==> flow/design.v <==
module alu_top (
    input clk,
    input [15:0] a,
    input [15:0] b,
    input [5:0] alufn,
    input fail,
    output reg z,
    output reg v,
    output reg n,
    output reg [15:0] out
  );
  reg [15:0] a_q;
  reg [15:0] b_q;
  reg [5:0] alufn_q;
  reg fail_q;
  wire alu_z;
  wire alu_v;
  wire alu_n;
  wire [15:0] alu_out;
  alu_13 alu (
    .a(a_q),
    .b(b_q),
    .alufn(alufn_q),
    .fail(fail_q),
    .z(alu_z),
    .v(alu_v),
    .n(alu_n),
    .out(alu_out)
  );
  always @(posedge clk) begin
    a_q <= a;
    b_q <= b;
    alufn_q <= alufn;
    fail_q <= fail;
    z <= alu_z;
    v <= alu_v;
    n <= alu_n;
    out <= alu_out;
  end
endmodule

module adder16_15 (
    input [5:0] alufn,
    input [15:0] a,
    input [15:0] b,
    output reg z,
    output reg v,
    output reg n,
    output reg [15:0] addOUT
  );
  reg [15:0] out;
  always @* begin
    out = $signed(a) + $signed(b ^ {5'h10{alufn[0+0-:1]}}) + alufn[0+0-:1];
    addOUT = out;
    z = (~|out);
    v = (a[15+0-:1] & (b[15+0-:1] ^ alufn[0+0-:1]) & ~out[15+0-:1]) | (~a[15+0-:1] & ~(b[15+0-:1] ^ alufn[0+0-:1]) & out[15+0-:1]);
    n = out[15+0-:1];
  end
endmodule
module bool16_16 (
    input [5:0] alufn,
    input [15:0] a,
    input [15:0] b,
    output reg [15:0] boolOUT
  );
  always @* begin
    case (alufn[0+3-:4])
      4'h6: begin
        boolOUT = a ^ b;
      end
      4'h8: begin
        boolOUT = a & b;
      end
      4'ha: begin
        boolOUT = a;
      end
      4'he: begin
        boolOUT = a | b;
      end
      default: begin
        boolOUT = 1'h0;
      end
    endcase
  end
endmodule
module shift16_17 (
    input [5:0] alufn,
    input [15:0] a,
    input [15:0] b,
    output reg [15:0] shiftOUT
  );
  always @* begin
    case (alufn[0+1-:2])
      2'h0: begin
        shiftOUT = a << b;
      end
      2'h1: begin
        shiftOUT = a >> b;
      end
      2'h3: begin
        shiftOUT = $signed(a) >>> $signed(b);
      end
      default: begin
        shiftOUT = a;
      end
    endcase
  end
endmodule
module cmp16_18 (
    input [5:0] alufn,
    input z,
    input v,
    input n,
    output reg [15:0] compOUT
  );
  always @* begin
    case (alufn[1+1-:2])
      2'h1: begin
        compOUT = {15'h0000, z};
      end
      2'h2: begin
        compOUT = {15'h0000, v ^ n};
      end
      2'h3: begin
        compOUT = {15'h0000, z | (v ^ n)};
      end
      default: begin
        compOUT = 1'h0;
      end
    endcase
  end
endmodule
module muldiv16_19 (
    input [5:0] alufn,
    input [15:0] a,
    input [15:0] b,
    output reg z,
    output reg v,
    output reg n,
    output reg [15:0] muldivOUT
  );
  reg [31:0] out;
  always @* begin
    case (alufn[1+1-:2])
      2'h1: begin
        out = $signed(a) * $signed(b);
        z = (~|(out[0+15-:16]));
        if (a != 1'h0 && $signed(out[0+15-:16]) / $signed(a) != $signed(b)) begin
          v = 1'h1;
        end else begin
          v = 1'h0;
        end
        n = a[15+0-:1] ^ b[15+0-:1];
      end
      2'h2: begin
        if (b == 1'h0) begin
          out = 1'h0;
          z = 1'h0;
          v = 1'h0;
          n = 1'h0;
        end else begin
          out = $signed(a) / $signed(b);
          z = (~|(out[0+15-:16]));
          n = a[15+0-:1] ^ b[15+0-:1];
          v = 1'h0;
        end
      end
      2'h3: begin
        if (b == 1'h0) begin
          out = 1'h0;
          z = 1'h0;
          v = 1'h0;
          n = 1'h0;
        end else begin
          out = a - (a / b * b);
          z = (~|(out[0+15-:16]));
          n = out[15+0-:1];
          v = 1'h0;
        end
      end
      default: begin
        out = 1'h0;
        z = 1'h0;
        v = 1'h0;
        n = 1'h0;
      end
    endcase
    muldivOUT = out[0+15-:16];
  end
endmodule
module alu_13 (
    input [15:0] a,
    input [15:0] b,
    input [5:0] alufn,
    input fail,
    output reg z,
    output reg v,
    output reg n,
    output reg [15:0] out
  );
  wire [1-1:0] M_adder16_z;
  wire [1-1:0] M_adder16_v;
  wire [1-1:0] M_adder16_n;
  wire [16-1:0] M_adder16_addOUT;
  reg [6-1:0] M_adder16_alufn;
  reg [16-1:0] M_adder16_a;
  reg [16-1:0] M_adder16_b;
  adder16_15 adder16 (
    .alufn(M_adder16_alufn),
    .a(M_adder16_a),
    .b(M_adder16_b),
    .z(M_adder16_z),
    .v(M_adder16_v),
    .n(M_adder16_n),
    .addOUT(M_adder16_addOUT)
  );
  wire [16-1:0] M_bool16_boolOUT;
  reg [6-1:0] M_bool16_alufn;
  reg [16-1:0] M_bool16_a;
  reg [16-1:0] M_bool16_b;
  bool16_16 bool16 (
    .alufn(M_bool16_alufn),
    .a(M_bool16_a),
    .b(M_bool16_b),
    .boolOUT(M_bool16_boolOUT)
  );
  wire [16-1:0] M_shift16_shiftOUT;
  reg [6-1:0] M_shift16_alufn;
  reg [16-1:0] M_shift16_a;
  reg [16-1:0] M_shift16_b;
  shift16_17 shift16 (
    .alufn(M_shift16_alufn),
    .a(M_shift16_a),
    .b(M_shift16_b),
    .shiftOUT(M_shift16_shiftOUT)
  );
  wire [16-1:0] M_cmp16_compOUT;
  reg [6-1:0] M_cmp16_alufn;
  reg [1-1:0] M_cmp16_z;
  reg [1-1:0] M_cmp16_v;
  reg [1-1:0] M_cmp16_n;
  cmp16_18 cmp16 (
    .alufn(M_cmp16_alufn),
    .z(M_cmp16_z),
    .v(M_cmp16_v),
    .n(M_cmp16_n),
    .compOUT(M_cmp16_compOUT)
  );
  wire [1-1:0] M_muldiv16_z;
  wire [1-1:0] M_muldiv16_v;
  wire [1-1:0] M_muldiv16_n;
  wire [16-1:0] M_muldiv16_muldivOUT;
  reg [6-1:0] M_muldiv16_alufn;
  reg [16-1:0] M_muldiv16_a;
  reg [16-1:0] M_muldiv16_b;
  muldiv16_19 muldiv16 (
    .alufn(M_muldiv16_alufn),
    .a(M_muldiv16_a),
    .b(M_muldiv16_b),
    .z(M_muldiv16_z),
    .v(M_muldiv16_v),
    .n(M_muldiv16_n),
    .muldivOUT(M_muldiv16_muldivOUT)
  );
  reg [15:0] outT;
  always @* begin
    M_adder16_alufn = alufn;
    M_adder16_a = a;
    M_adder16_b = b;
    z = M_adder16_z;
    v = M_adder16_v;
    n = M_adder16_n;
    M_bool16_alufn = alufn;
    M_bool16_a = a;
    M_bool16_b = b;
    M_shift16_alufn = alufn;
    M_shift16_a = a;
    M_shift16_b = b;
    M_cmp16_alufn = alufn;
    M_cmp16_z = M_adder16_z;
    M_cmp16_v = M_adder16_v;
    M_cmp16_n = M_adder16_n;
    M_muldiv16_alufn = alufn;
    M_muldiv16_a = a;
    M_muldiv16_b = b;
    case (alufn[4+1-:2])
      2'h0: begin
        if (alufn[1+1-:2] == 2'h0) begin
          outT = M_adder16_addOUT;
        end else begin
          outT = M_muldiv16_muldivOUT;
          z = M_muldiv16_z;
          v = M_muldiv16_v;
          n = M_muldiv16_n;
        end
      end
      2'h1: begin
        outT = M_bool16_boolOUT;
      end
      2'h2: begin
        outT = M_shift16_shiftOUT;
      end
      2'h3: begin
        outT = M_cmp16_compOUT;
      end
    endcase
    out = outT ^ fail;
  end
endmodule
; ---- From RTL to reports: alu_top
; What the tools print for alu_top, step after step.
; Line numbers count from 1 in the design file above.
; Library cell names are shortened.
; Not given: -
[inputs]
top = alu_top
clock_port = clk
library = sky130hd
lib_corner = tt_025C_1v80

; ---- Word-level counts
; Counts by Yosys on the flattened word-level netlist (proc, flatten, opt, wreduce; memories kept). Register bits leave out memories and registers merged into their read ports (data or address); mux counts leave out enables and synchronous resets folded into registers. Print and check cells are left out.
[word_totals]
ff_bits = 58
in_bits = 40
out_inout_bits = 19
wordCells = 86
[classes]
add_sub_neg = 3
n_mul = 2
n_div = 3
eq_ne = 13
n_shift = 3
n_mux = 22
logic = 17
reduce_logical = 15
[ops]
columns = operator, count
row1 = 32-bit by 32-bit divider with 32-bit output, 1
row2 = 16-bit by 16-bit divider with 32-bit output, 1
row3 = 32-bit by 16-bit multiplier with 16-bit output, 1
row4 = 16-bit by 16-bit divider with 16-bit output, 1
row5 = 16-bit by 16-bit multiplier with 16-bit output, 1
row6 = 16-bit parallel mux with 4-bit select, 2
row7 = 16-bit parallel mux with 3-bit select, 2
row8 = 16-bit OR reduction, 4
row9 = 16-bit two-way mux, 3
row10 = 16-bit XOR, 2
row11 = 16-bit by 1-bit adder with 16-bit output, 1
row12 = 16-bit by 1-bit XOR with 16-bit output, 1
row13 = 16-bit adder, 1
row14 = 16-bit subtractor, 1
row15 = 16-bit inequality test, 1
row16 = 16-bit AND, 1
row17 = 16-bit bitwise OR, 1
row18 = 16-bit by 16-bit << shifter with 16-bit output, 1
row19 = 16-bit by 16-bit right shift with 16-bit output, 1
row20 = 16-bit by 16-bit >>> shifter with 16-bit output, 1
row21 = 16-bit logical NOT, 1
row22 = 16-bit nonzero test, 1
row23 = 4-bit equality test (second input constant), 3
row24 = 2-bit equality test (second input constant), 5
row25 = 1-bit parallel mux with 3-bit select, 3
row26 = 1-bit two-way mux, 9
row27 = 2-bit by 1-bit equality test with 1-bit output (second input constant), 3
row28 = 2-bit logical NOT, 3
; Other operator kinds: 9; their cells: 22.

; ---- Longest topological paths
; Longest topological path by Yosys (ltp), each cell counted once; first at word level (registers and memories cut), then after technology mapping (sequential cells cut; the memories' decode and read muxes count).
[logic_depth]
word_depth = 11
abc_area = 0
depth_mapped = 410
depth_no_buf = 372

; ---- After synthesis
; Yosys stat after the flow's synthesis: flattened, memories mapped to cells. It holds for the ABC_AREA given above (unset counts as 0); a run with the other value may have another netlist.
[types]
columns = cell_type, count, area_total_um2
row1 = ha_1, 703, 8.8E+03
row2 = fa_1, 177, 3.54E+03
row3 = xnor2_1, 267, 2.34E+03
row4 = nand2_1, 617, 2.32E+03
row5 = a21oi_1, 438, 2.19E+03
row6 = nor2_1, 573, 2.15E+03
row7 = o21ai_0, 365, 1.83E+03
row8 = inv_1, 467, 1.75E+03
row9 = xor2_1, 151, 1.32E+03
row10 = o21a_1, 175, 1313.76
row11 = dfxtp_1, 58, 1.16E+03
row12 = a21o_1, 150, 1126.08
row13 = nor3_1, 209, 1.05E+03
row14 = mux2_2, 59, 664.387
row15 = clkbuf_1, 174, 653.126
row16 = nand3_1, 126, 630.605
row17 = and2_1, 98, 613.088
row18 = mux2i_1, 58, 580.557
; Other cell types: 96; their cells: 1216.
[synth_totals]
mapped_cells = 6081
synth_area_um2 = 43282.8
sequential_area_um2 = 1161.1
flip_flops = 58
buf_cells = 230
; By module: a second synthesis without flattening, with its own total; a netlist apart from the flattened one above.
[unflattened]
hier_cells = 6256
hier_area_um2 = 45563.7
; Each row is one instance without its submodules.
[modules]
columns = module, n_inst, n_cells, area_um2, mod_seq_area_um2
row1 = muldiv16_19, 1, 5514, 38919.8, 0.0
row2 = shift16_17, 1, 348, 2608.8, 0.0
row3 = alu_top, 1, 58, 1161.1, 1161.1
row4 = adder16_15, 1, 130, 1028.5, 0.0
row5 = bool16_16, 1, 138, 1004.7, 0.0
row6 = alu_13, 1, 50, 706.9, 0.0
row7 = cmp16_18, 1, 18, 133.9, 0.0

; ---- Timing after synthesis
; Path of least setup slack by OpenSTA after synthesis, without wires, with an ideal clock, recovery checks aside; 20% of the period is set as input and as output delay. Where synthesis merged equal registers, the netlist keeps one of their names.
[synth_timing]
path_kind = reg-to-reg
from = register alufn_q[5]
to = register out[15]
clock_period_ps = 80000
setup_time_ps = 91
t_first_pin_ps = 0
arrival_ps = 80755
required_ps = 79909
path_slack_ps = -847
path_delay_ps = 80846
stages = 370
path_buffers = 49
synth_period_reached_ps = 80847
; "path_delay_ps" is the arrival time less input delay plus setup time.
; "stages": output pins that drive a net of the path, with the launching flip-flop's if there is one; two outputs of one cell count as two.
; "synth_period_reached_ps" is the clock period less the worst setup slack; recovery checks do not enter. This is arithmetic on one report: input and output delays are still those of the set period (20% each).
[synth_via]
path_cell_list = dfxtp_1 buf_2 nor4b_4 clkbuf_1 clkbuf_1 buf_1 buf_1 clkbuf_1 nor2_1 a21o_1 inv_1 ha_1 nor4_1 xnor2_1 ha_1 o21ai_0 and2_1 or2_2 [334 not listed] fa_1 inv_1 fa_1 inv_1 ha_1 or2_2 a21oi_1 a31oi_1 a21o_1 a21oi_1 o21ai_0 xor2_1 xnor3_1 xnor3_1 xnor2_1 xnor3_1 o31a_1 a311oi_1
cone_cells = 6
lines_between = 2
classes_between = eq/ne (3); mux (1); logic (1); reduce/logical (1)
[synth_lines]
columns = element, line
row1 = from (decl), 14  ; reg [5:0] alufn_q;
row2 = from (assign), 33  ; alufn_q <= alufn;
row3 = to (assign), 38  ; out <= alu_out;
row4 = to (decl), 10  ; output reg [15:0] out
; No chain of elaborated cells between the ends is given.

; ---- Timing after layout
; Path of least setup slack in the final report of stored run 2 (OpenROAD, finished layout, wires in). Where an end is a register, its clock arrival counts in the times.
; The path's times are printed in steps of 10 ps; the period is the one set.
[layout_timing]
path_kind = reg-to-reg
from = register alufn_q[1]
to = register out[15]
clock_period_ps = 132000
setup_time_ps = 110
t_first_pin_ps = 430
arrival_ps = 96810
required_ps = 132310
path_slack_ps = 35490
stages = 344
path_buffers = 14
[layout_via]
path_cell_list = dfxtp_2 nor4b_4 buf_4 nor2_1 a21o_1 inv_1 ha_1 nor3b_1 o2bb2ai_1 xor2_1 o32a_1 a2111oi_4 nand2_1 nor3_1 ha_1 o21a_1 o21a_1 o21ai_0 [308 not listed] fa_1 inv_1 fa_1 inv_1 ha_1 and3_1 a21oi_1 a31oi_1 a21o_1 a21oi_1 o21ai_0 xor2_1 xnor3_1 xnor3_1 xnor2_1 xnor3_1 o31a_1 a311oi_1
cone_cells = 17
classes_between = eq/ne (9); mux (5); logic (1); reduce/logical (2)
[layout_lines]
columns = element, line
row1 = from (decl), 14  ; reg [5:0] alufn_q;
row2 = from (assign), 33  ; alufn_q <= alufn;
row3 = to (assign), 38  ; out <= alu_out;
row4 = to (decl), 10  ; output reg [15:0] out
; No chain of elaborated cells between the ends is given.

; alu_top through Yosys and OpenROAD on sky130hd: 6 stored runs, unordered, with their settings and measured results. The constraints put input and output delay at 20% of the set period each and load the outputs with 0.01 pF.
; "period_less_ws_ps" is the run's clock period less its worst setup slack. It is reckoned from that one timing run; input and output delays stay at 20% of the period that was set.
; "timing.worst_path_ps" = time allowed to the worst setup path (clock period - input delay - output delay, where it has them) - its slack; a late launch clock adds to it, a late capture clock takes from it.
; "timing.worst_path_ps" is known to 10 ps.

[stored run 1: settings]
CORE_ASPECT_RATIO = 0.84
CORE_UTILIZATION = 66
PLACE_DENSITY = 0.79
SETUP_SLACK_MARGIN = 5.0
SLEW_MARGIN = 5
period_ns = 59.0
CAP_MARGIN = 20
CORE_MARGIN = 2
[stored run 1: results]
outcome = no final report: clock tree synthesis broke off with DPL-0038

[stored run 2: settings]
CORE_ASPECT_RATIO = 1.41
CORE_UTILIZATION = 32
GPL_ROUTABILITY_DRIVEN = 1
MAX_ROUTING_LAYER = met5
MIN_ROUTING_LAYER = met2
TNS_END_PERCENT = 60
period_ns = 132.0
CAP_MARGIN = 20
CORE_MARGIN = 2
SLEW_MARGIN = 20
[stored run 2: results]
die_area_um2 = 138260.0
timing.worst_path_ps = 96510
critical_path_kind = reg-to-reg
setupTns_ps = 0
post_synth_area_um2 = 43282.8
fin_hold_ws_ps = 434
period_less_ws_ps = 96507
util_frac = 0.353
layout_stdcell_area_um2 = 47528.1
fin_ws_ps = 35493

[stored run 3: settings]
period_ns = 77.8
CAP_MARGIN = 20
CORE_MARGIN = 2
CORE_UTILIZATION = 40
SLEW_MARGIN = 20
[stored run 3: results]
die_area_um2 = 110856.0
timing.worst_path_ps = 74110
critical_path_kind = reg-to-reg
setupTns_ps = 0
post_synth_area_um2 = 43282.8
fin_hold_ws_ps = 445
period_less_ws_ps = 74114
util_frac = 0.466
layout_stdcell_area_um2 = 49990.4
fin_ws_ps = 3686

[stored run 4: settings]
CORE_UTILIZATION = 65
CTS_CLUSTER_SIZE = 69
MIN_ROUTING_LAYER = met1
PLACE_DENSITY_LB_ADDON = 0.13
SLEW_MARGIN = 20
period_ns = 51.1
CAP_MARGIN = 20
CORE_MARGIN = 2
[stored run 4: results]
outcome = no final report: clock tree synthesis broke off with DPL-0038

[stored run 5: settings]
CORE_ASPECT_RATIO = 1.49
CORE_UTILIZATION = 52
PLACE_DENSITY = 0.49
SETUP_SLACK_MARGIN = -2.0
SLEW_MARGIN = 40
period_ns = 115.0
CAP_MARGIN = 20
CORE_MARGIN = 2
[stored run 5: results]
die_area_um2 = 85606.0
timing.worst_path_ps = 91470
critical_path_kind = reg-to-reg
setupTns_ps = 0
post_synth_area_um2 = 43282.8
fin_hold_ws_ps = 438
period_less_ws_ps = 91467
util_frac = 0.56
layout_stdcell_area_um2 = 46357.0
fin_ws_ps = 23533

[stored run 6: settings]
ABC_AREA = 1
CELL_PAD_IN_SITES_GLOBAL_PLACEMENT = 2
CORE_ASPECT_RATIO = 0.6
CORE_UTILIZATION = 65
CTS_CLUSTER_SIZE = 98
GPL_TIMING_DRIVEN = 0
TNS_END_PERCENT = 25
period_ns = 80.0
CAP_MARGIN = 20
CORE_MARGIN = 2
SLEW_MARGIN = 20
[stored run 6: results]
outcome = no final report: placement broke off with GPL-0301
